==> flow/design.v <==
module ANDarray (regDst, ALUSrc, memToReg, regWrite, memRead, memWrite, branch, ALUOp1, ALUOp2, op);
	input[5:0] op;
	output regDst, ALUSrc, memToReg, regWrite, memRead, memWrite, branch, ALUOp1, ALUOp2;
	wire Rformat, lw, sw, beq;
	assign Rformat = (~op[0]) & (~op[1]) & (~op[2]) & (~op[3]) & (~op[4]) & (~op[5]), lw = (op[0]) & (op[1]) & (~op[2]) & (~op[3]) & (~op[4]) & (op[5]), sw = (op[0]) & (op[1]) & (~op[2]) & (op[3]) & (~op[4]) & (op[5]), beq = (~op[0]) & (~op[1]) & (op[2]) & (~op[3]) & (~op[4]) & (~op[5]);
	assign regDst = Rformat;
	assign ALUSrc = lw | sw;
	assign memToReg =  lw;
	assign regWrite = Rformat | lw;
	assign memRead = lw;
	assign memWrite = sw;
	assign branch = beq;
	assign ALUOp1 = Rformat;
	assign ALUOp2 = beq;
endmodule
module ALUControl(operation, ALUOp, ff);
	input[1:0] ALUOp;
	input [5:0] ff;
	output [2:0] operation;
	wire w0, w1, w2, w3;
	assign w0 = ff[0] | ff[3];
	assign operation[0] = ALUOp[1] & w0;
	assign w1 = ~ff[2];
	assign w2 = ~ALUOp[1];
	assign operation[1] = w2 | w1;
	assign w3 = ff[1] & ALUOp[1];
	assign operation[2] = w3 | ALUOp[0];
endmodule
module ALU32Bit(zero, carryOut, result, a, b, op);
	input [31:0] a, b;
	input [2:0] op;
	output reg [31:0] result;
	output zero, carryOut;
	reg carryOut;
	assign zero = (result == 0) ? 1 : 0;
	always @(a or b or op)
	begin
		carryOut = 1'b0;
		case(op)
			0: result = a & b;
			1: result = a | b;
			2: {carryOut, result[31:0]} = a + b;
			6: {carryOut, result[31:0]} = a - b;
			7: result = a < b ? 1 : 0;
			default: result = 0;
		endcase
	end
endmodule
module ALUUnit(clock, ALUOp, funct, a, b, result, zero, carryOut);
	input clock;
	input [1:0] ALUOp;
	input [5:0] funct;
	input [31:0] a, b;
	output reg [31:0] result;
	output reg zero, carryOut;
	reg [1:0] aluOpQ;
	reg [5:0] functQ;
	reg [31:0] aQ, bQ;
	wire [2:0] operation;
	wire [31:0] aluResult;
	wire aluZero, aluCarry;
	ALUControl ctl(operation, aluOpQ, functQ);
	ALU32Bit alu(aluZero, aluCarry, aluResult, aQ, bQ, operation);
	always @(posedge clock)
	begin
		aluOpQ <= ALUOp;
		functQ <= funct;
		aQ <= a;
		bQ <= b;
		result <= aluResult;
		zero <= aluZero;
		if (operation == 3'd2 || operation == 3'd6)
			carryOut <= aluCarry;
	end
endmodule
* From RTL to reports: ALUUnit
The steps from the RTL of ALUUnit to its reports follow in flow order. Lines are those of the file above, counted from 1. Operators carry their Yosys type and port widths (W data, S select, Z words). Not given: -
Set-up: top module ALUUnit, clock input clock, standard-cell library sky130hd, corner tt_025C_1v80

* Word-level counts
Counts by Yosys on the flattened word-level netlist (proc, flatten, opt, wreduce; memories kept). Register bits leave out memories and registers merged into their read ports (data or address); mux counts leave out enables and synchronous resets folded into registers. Print and check cells are left out. Cells with the same type and inputs are merged into one.
Storage and ports: elaborated cells 30, input bits 73, bits in registers 104
Cells by class: bitwise gates (word level) 9, reduce/logical cells 3, $add $sub $neg 2, $lt $le $gt $ge 1, equality and inequality tests 4, multiplexer cells 4
Operators with widths (count):
- $pmux W32 S5 | 1
- $add A32 B32 Y33 | 1
- $sub A32 B32 Y33 | 1
- $lt A32 B32 Y1 | 1
- $and A32 B32 Y32 | 1
- $or A32 B32 Y32 | 1
- $logic_not A32 Y1 | 1
- $eq A3 B3 Y1 const B | 2
- $or A1 B1 Y1 | 3
- $eq A3 B1 Y1 const B | 1
- $eq A3 B2 Y1 const B | 1
- $logic_not A3 Y1 | 1
- $and A1 B1 Y1 | 2
- $not A1 Y1 | 2
- $pmux W1 S2 | 1
- $mux W1 | 2
- $logic_or A1 B1 Y1 | 1

* Longest topological paths
Depth = most cells in a row (Yosys ltp): at word level without a register or memory, in the mapped netlist without a sequential cell, where the memories' decode and read muxes count.
Logic depth: depth in word-level cells 6, ABC_AREA 0, gate-level depth with buffers 15

* Mapped cells and area
The flow's flattened synthesis, as Yosys stat reports it; memories are mapped. The netlist is that of the ABC_AREA named above (0 if unset); the other value can give another one. The area totals of this step are shown rounded.
Cells by type:
- sky130_fd_sc_hd__dfxtp_1 | count 103, area in all 2.06E+03 µm²
- sky130_fd_sc_hd__ha_1 | count 100, area in all 1251.2 µm²
- sky130_fd_sc_hd__a21oi_1 | count 88, area in all 440.422 µm²
- sky130_fd_sc_hd__inv_1 | count 90, area in all 337.824 µm²
- sky130_fd_sc_hd__nor2_1 | count 71, area in all 266.506 µm²
- sky130_fd_sc_hd__nand2_1 | count 50, area in all 187.68 µm²
- sky130_fd_sc_hd__o21ai_0 | count 35, area in all 175.168 µm²
- sky130_fd_sc_hd__a21o_1 | count 19, area in all 142.637 µm²
- sky130_fd_sc_hd__clkbuf_1 | count 30, area in all 112.608 µm²
- sky130_fd_sc_hd__o211ai_1 | count 15, area in all 112.608 µm²
- sky130_fd_sc_hd__a221oi_1 | count 12, area in all 105.101 µm²
- sky130_fd_sc_hd__o221ai_1 | count 12, area in all 105.101 µm²
- sky130_fd_sc_hd__o221a_2 | count 9, area in all 101.347 µm²
- sky130_fd_sc_hd__nand3_1 | count 20, area in all 100.096 µm²
- sky130_fd_sc_hd__a211oi_1 | count 13, area in all 97.594 µm²
- sky130_fd_sc_hd__a211o_1 | count 10, area in all 87.584 µm²
- sky130_fd_sc_hd__nor3_1 | count 17, area in all 85.082 µm²
- sky130_fd_sc_hd__o21bai_1 | count 11, area in all 82.579 µm²
Not listed: further types 60, cells in them 177.
Mapped netlist: mapped flip-flops 104, cell area after synthesis 7300 µm², standard cells after synthesis 882
By module: a second synthesis without flattening, with its own total; a netlist apart from the flattened one above.
Second synthesis, totals: cells (unflattened synthesis) 828, area (unflattened synthesis) 7100 µm²
Each row is one instance without its submodules.
Modules:
- ALU32Bit | area 5000 µm², instances 1, cells 718
- ALUUnit | area 2100 µm², instances 1, cells 107
- ALUControl | area 19 µm², instances 1, cells 3

* Timing after synthesis
Path of least setup slack by OpenSTA after synthesis, without wires, with an ideal clock, recovery checks aside; 20% of the period is set as input and as output delay. Where synthesis merged equal registers, the netlist keeps one of their names.
Path post-synthesis: path kind reg-to-reg, from register aQ[0], to register zero, buffers on the path 0, time at the first pin 0 ps, setup slack 1430 ps, data arrival time 3497 ps, clock period 5000 ps, delay of the path 3570 ps, stages on the path 15, synthesis period reached 3570 ps
"delay of the path" = arrival - input delay + setup time. "stages on the path" counts driving pins, that of a launching flip-flop among them; a cell with two outputs on the path counts twice. "synthesis period reached" = period - worst setup slack (recovery checks aside). The figure is calculated, with input and output delays left at 20% of the set period.
Between the ends, post-synthesis: path through sky130_fd_sc_hd__dfxtp_1 > sky130_fd_sc_hd__inv_1 > sky130_fd_sc_hd__ha_1 > sky130_fd_sc_hd__fa_1 > sky130_fd_sc_hd__or2_1 > sky130_fd_sc_hd__a2111o_1 > sky130_fd_sc_hd__and2_1 > sky130_fd_sc_hd__a221oi_2 > sky130_fd_sc_hd__o21ai_1 > sky130_fd_sc_hd__or4_1 > sky130_fd_sc_hd__or4_1 > sky130_fd_sc_hd__nor4b_2 > sky130_fd_sc_hd__and4b_1 > sky130_fd_sc_hd__nand3_1 > sky130_fd_sc_hd__nor3_2, elaborated cells between the ends (all ways) 9, those cells by class 2 x add/sub; 1 x compare; 3 x mux; 2 x logic; 1 x reduce/logical
Ends and longest elaborated chain, post-synthesis:
- start, declared | line 58 | reg [31:0] aQ, bQ;
- start, assigned | line 68 | aQ <= a;
- end, assigned | line 71 | zero <= aluZero;
- end, declared | line 55 | output reg zero, carryOut;
Chain of elaborated cells between the ends: none given.

* Worst path after layout
From the final timing report of record 2: the path of least setup slack in the routed layout; clock arrival at registers is part of the times. The path's times are printed in steps of 10 ps; the period is the one set.
Path post-layout: path kind reg-to-reg, from register aQ[0], to register zero, data arrival time 4480 ps, buffers on the path 0, stages on the path 15, time at the first pin 360 ps, setup slack 170 ps, clock period 4360 ps
Between the ends, post-layout: path through sky130_fd_sc_hd__dfxtp_1 > sky130_fd_sc_hd__inv_1 > sky130_fd_sc_hd__ha_1 > sky130_fd_sc_hd__fa_1 > sky130_fd_sc_hd__or2_1 > sky130_fd_sc_hd__a2111o_1 > sky130_fd_sc_hd__and2_1 > sky130_fd_sc_hd__a221oi_2 > sky130_fd_sc_hd__o21ai_1 > sky130_fd_sc_hd__or4_1 > sky130_fd_sc_hd__or4_1 > sky130_fd_sc_hd__nor4b_2 > sky130_fd_sc_hd__and4b_1 > sky130_fd_sc_hd__nand3_1 > sky130_fd_sc_hd__nor3_2, elaborated cells between the ends (all ways) 9, those cells by class 2 x add/sub; 1 x compare; 3 x mux; 2 x logic; 1 x reduce/logical
Ends and longest elaborated chain, post-layout:
- start, declared | line 58 | reg [31:0] aQ, bQ;
- start, assigned | line 68 | aQ <= a;
- end, assigned | line 71 | zero <= aluZero;
- end, declared | line 55 | output reg zero, carryOut;
Chain of elaborated cells between the ends: none given.

Memo
Re: implementation data of ALUUnit

Measured data: module ALUUnit, platform sky130hd, 3 stored runs of the flow under differing settings, order arbitrary. Input and output delays are each 20% of the period that was set; the output load is 0.01 pF.
"period achieved" means the clock period less the worst setup slack. The figure is calculated, with input and output delays left at 20% of the set period.
"time of the worst setup path" is the time allowed to the run's worst setup path (the clock period less input and output delay, where it has them) less its slack. Clock arrival times count: a late capture clock shortens it, a late launch clock lengthens it.
"power" rests on the timing tool's default activity at the inputs, not on a simulated workload.
"time of the worst setup path" is known to 10 ps.
Values from the reports are rounded here.

[record 1] flow files
==> flow/run.sh <==
#!/bin/bash
# the make line also repeats the synthesis and layout settings of config.mk as NAME=value (left out here)
make -C /OpenROAD-flow-scripts/flow DESIGN_CONFIG=/design/flow/config.mk WORK_HOME=/design/flow/orfs CLKGATE_MAP_FILE= finish
==> flow/config.mk <==
export PLATFORM = sky130hd
export DESIGN_NAME = ALUUnit
export DESIGN_NICKNAME = ALUUnit
export VERILOG_FILES = /design/flow/design.v
export SDC_FILE = /design/flow/constraint.sdc
export NUM_CORES = 4
export LEC_CHECK = 0
export CAP_MARGIN = 20
export CELL_PAD_IN_SITES_GLOBAL_PLACEMENT = 1
export CORE_ASPECT_RATIO = 0.64
export CORE_MARGIN = 2
export CORE_UTILIZATION = 70
export CTS_CLUSTER_DIAMETER = 61
export MIN_ROUTING_LAYER = met2
export PLACE_DENSITY_LB_ADDON = 0.07
export SLEW_MARGIN = 20
==> flow/constraint.sdc <==
create_clock -name core_clock -period 7.07 [get_ports {clock}]
set_input_delay 1.4140 -clock core_clock [delete_from_list [all_inputs] [get_ports {clock}]]
set_output_delay 1.4140 -clock core_clock [all_outputs]
set_load 0.01 [all_outputs]

[record 1] result: not finished: placement ended with error FLW-0024

[record 2] flow files
==> flow/run.sh <==
#!/bin/bash
# the make line also repeats the synthesis and layout settings of config.mk as NAME=value (left out here)
make -C /OpenROAD-flow-scripts/flow DESIGN_CONFIG=/design/flow/config.mk WORK_HOME=/design/flow/orfs CLKGATE_MAP_FILE= finish
==> flow/config.mk <==
export PLATFORM = sky130hd
export DESIGN_NAME = ALUUnit
export DESIGN_NICKNAME = ALUUnit
export VERILOG_FILES = /design/flow/design.v
export SDC_FILE = /design/flow/constraint.sdc
export NUM_CORES = 4
export LEC_CHECK = 0
export CAP_MARGIN = 20
export CORE_MARGIN = 2
export CORE_UTILIZATION = 40
export SLEW_MARGIN = 20
==> flow/constraint.sdc <==
create_clock -name core_clock -period 4.36 [get_ports {clock}]
set_input_delay 0.8720 -clock core_clock [delete_from_list [all_inputs] [get_ports {clock}]]
set_output_delay 0.8720 -clock core_clock [all_outputs]
set_load 0.01 [all_outputs]

[record 2] result: overall die area 19000 µm²; final utilization 0.5; worst setup slack after layout 170 ps; final worst hold slack 650 ps; period achieved 4185 ps; power 2900 µW; time of the worst setup path 4190 ps; critical path type reg-to-reg; synthesis area 7300 µm²; post-route setup TNS 0 ps; standard-cell area after layout 8900 µm²

[record 3] flow files
==> flow/run.sh <==
#!/bin/bash
# the make line also repeats the synthesis and layout settings of config.mk as NAME=value (left out here)
make -C /OpenROAD-flow-scripts/flow DESIGN_CONFIG=/design/flow/config.mk WORK_HOME=/design/flow/orfs CLKGATE_MAP_FILE= finish
==> flow/config.mk <==
export PLATFORM = sky130hd
export DESIGN_NAME = ALUUnit
export DESIGN_NICKNAME = ALUUnit
export VERILOG_FILES = /design/flow/design.v
export SDC_FILE = /design/flow/constraint.sdc
export NUM_CORES = 4
export LEC_CHECK = 0
export CAP_MARGIN = 20
export CELL_PAD_IN_SITES_GLOBAL_PLACEMENT = 1
export CORE_MARGIN = 8
export CORE_UTILIZATION = 40
export CTS_CLUSTER_DIAMETER = 169
export GPL_ROUTABILITY_DRIVEN = 0
export GPL_TIMING_DRIVEN = 0
export SLEW_MARGIN = 20
==> flow/constraint.sdc <==
create_clock -name core_clock -period 5.0 [get_ports {clock}]
set_input_delay 1.0000 -clock core_clock [delete_from_list [all_inputs] [get_ports {clock}]]
set_output_delay 1.0000 -clock core_clock [all_outputs]
set_load 0.01 [all_outputs]

[record 3] result: period achieved 4513 ps; time of the worst setup path 4510 ps; critical path type reg-to-reg; final utilization 0.5; overall die area 23000 µm²; standard-cell area after layout 8900 µm²; power 2500 µW; synthesis area 7300 µm²; worst setup slack after layout 490 ps; post-route setup TNS 0 ps; final worst hold slack 650 ps
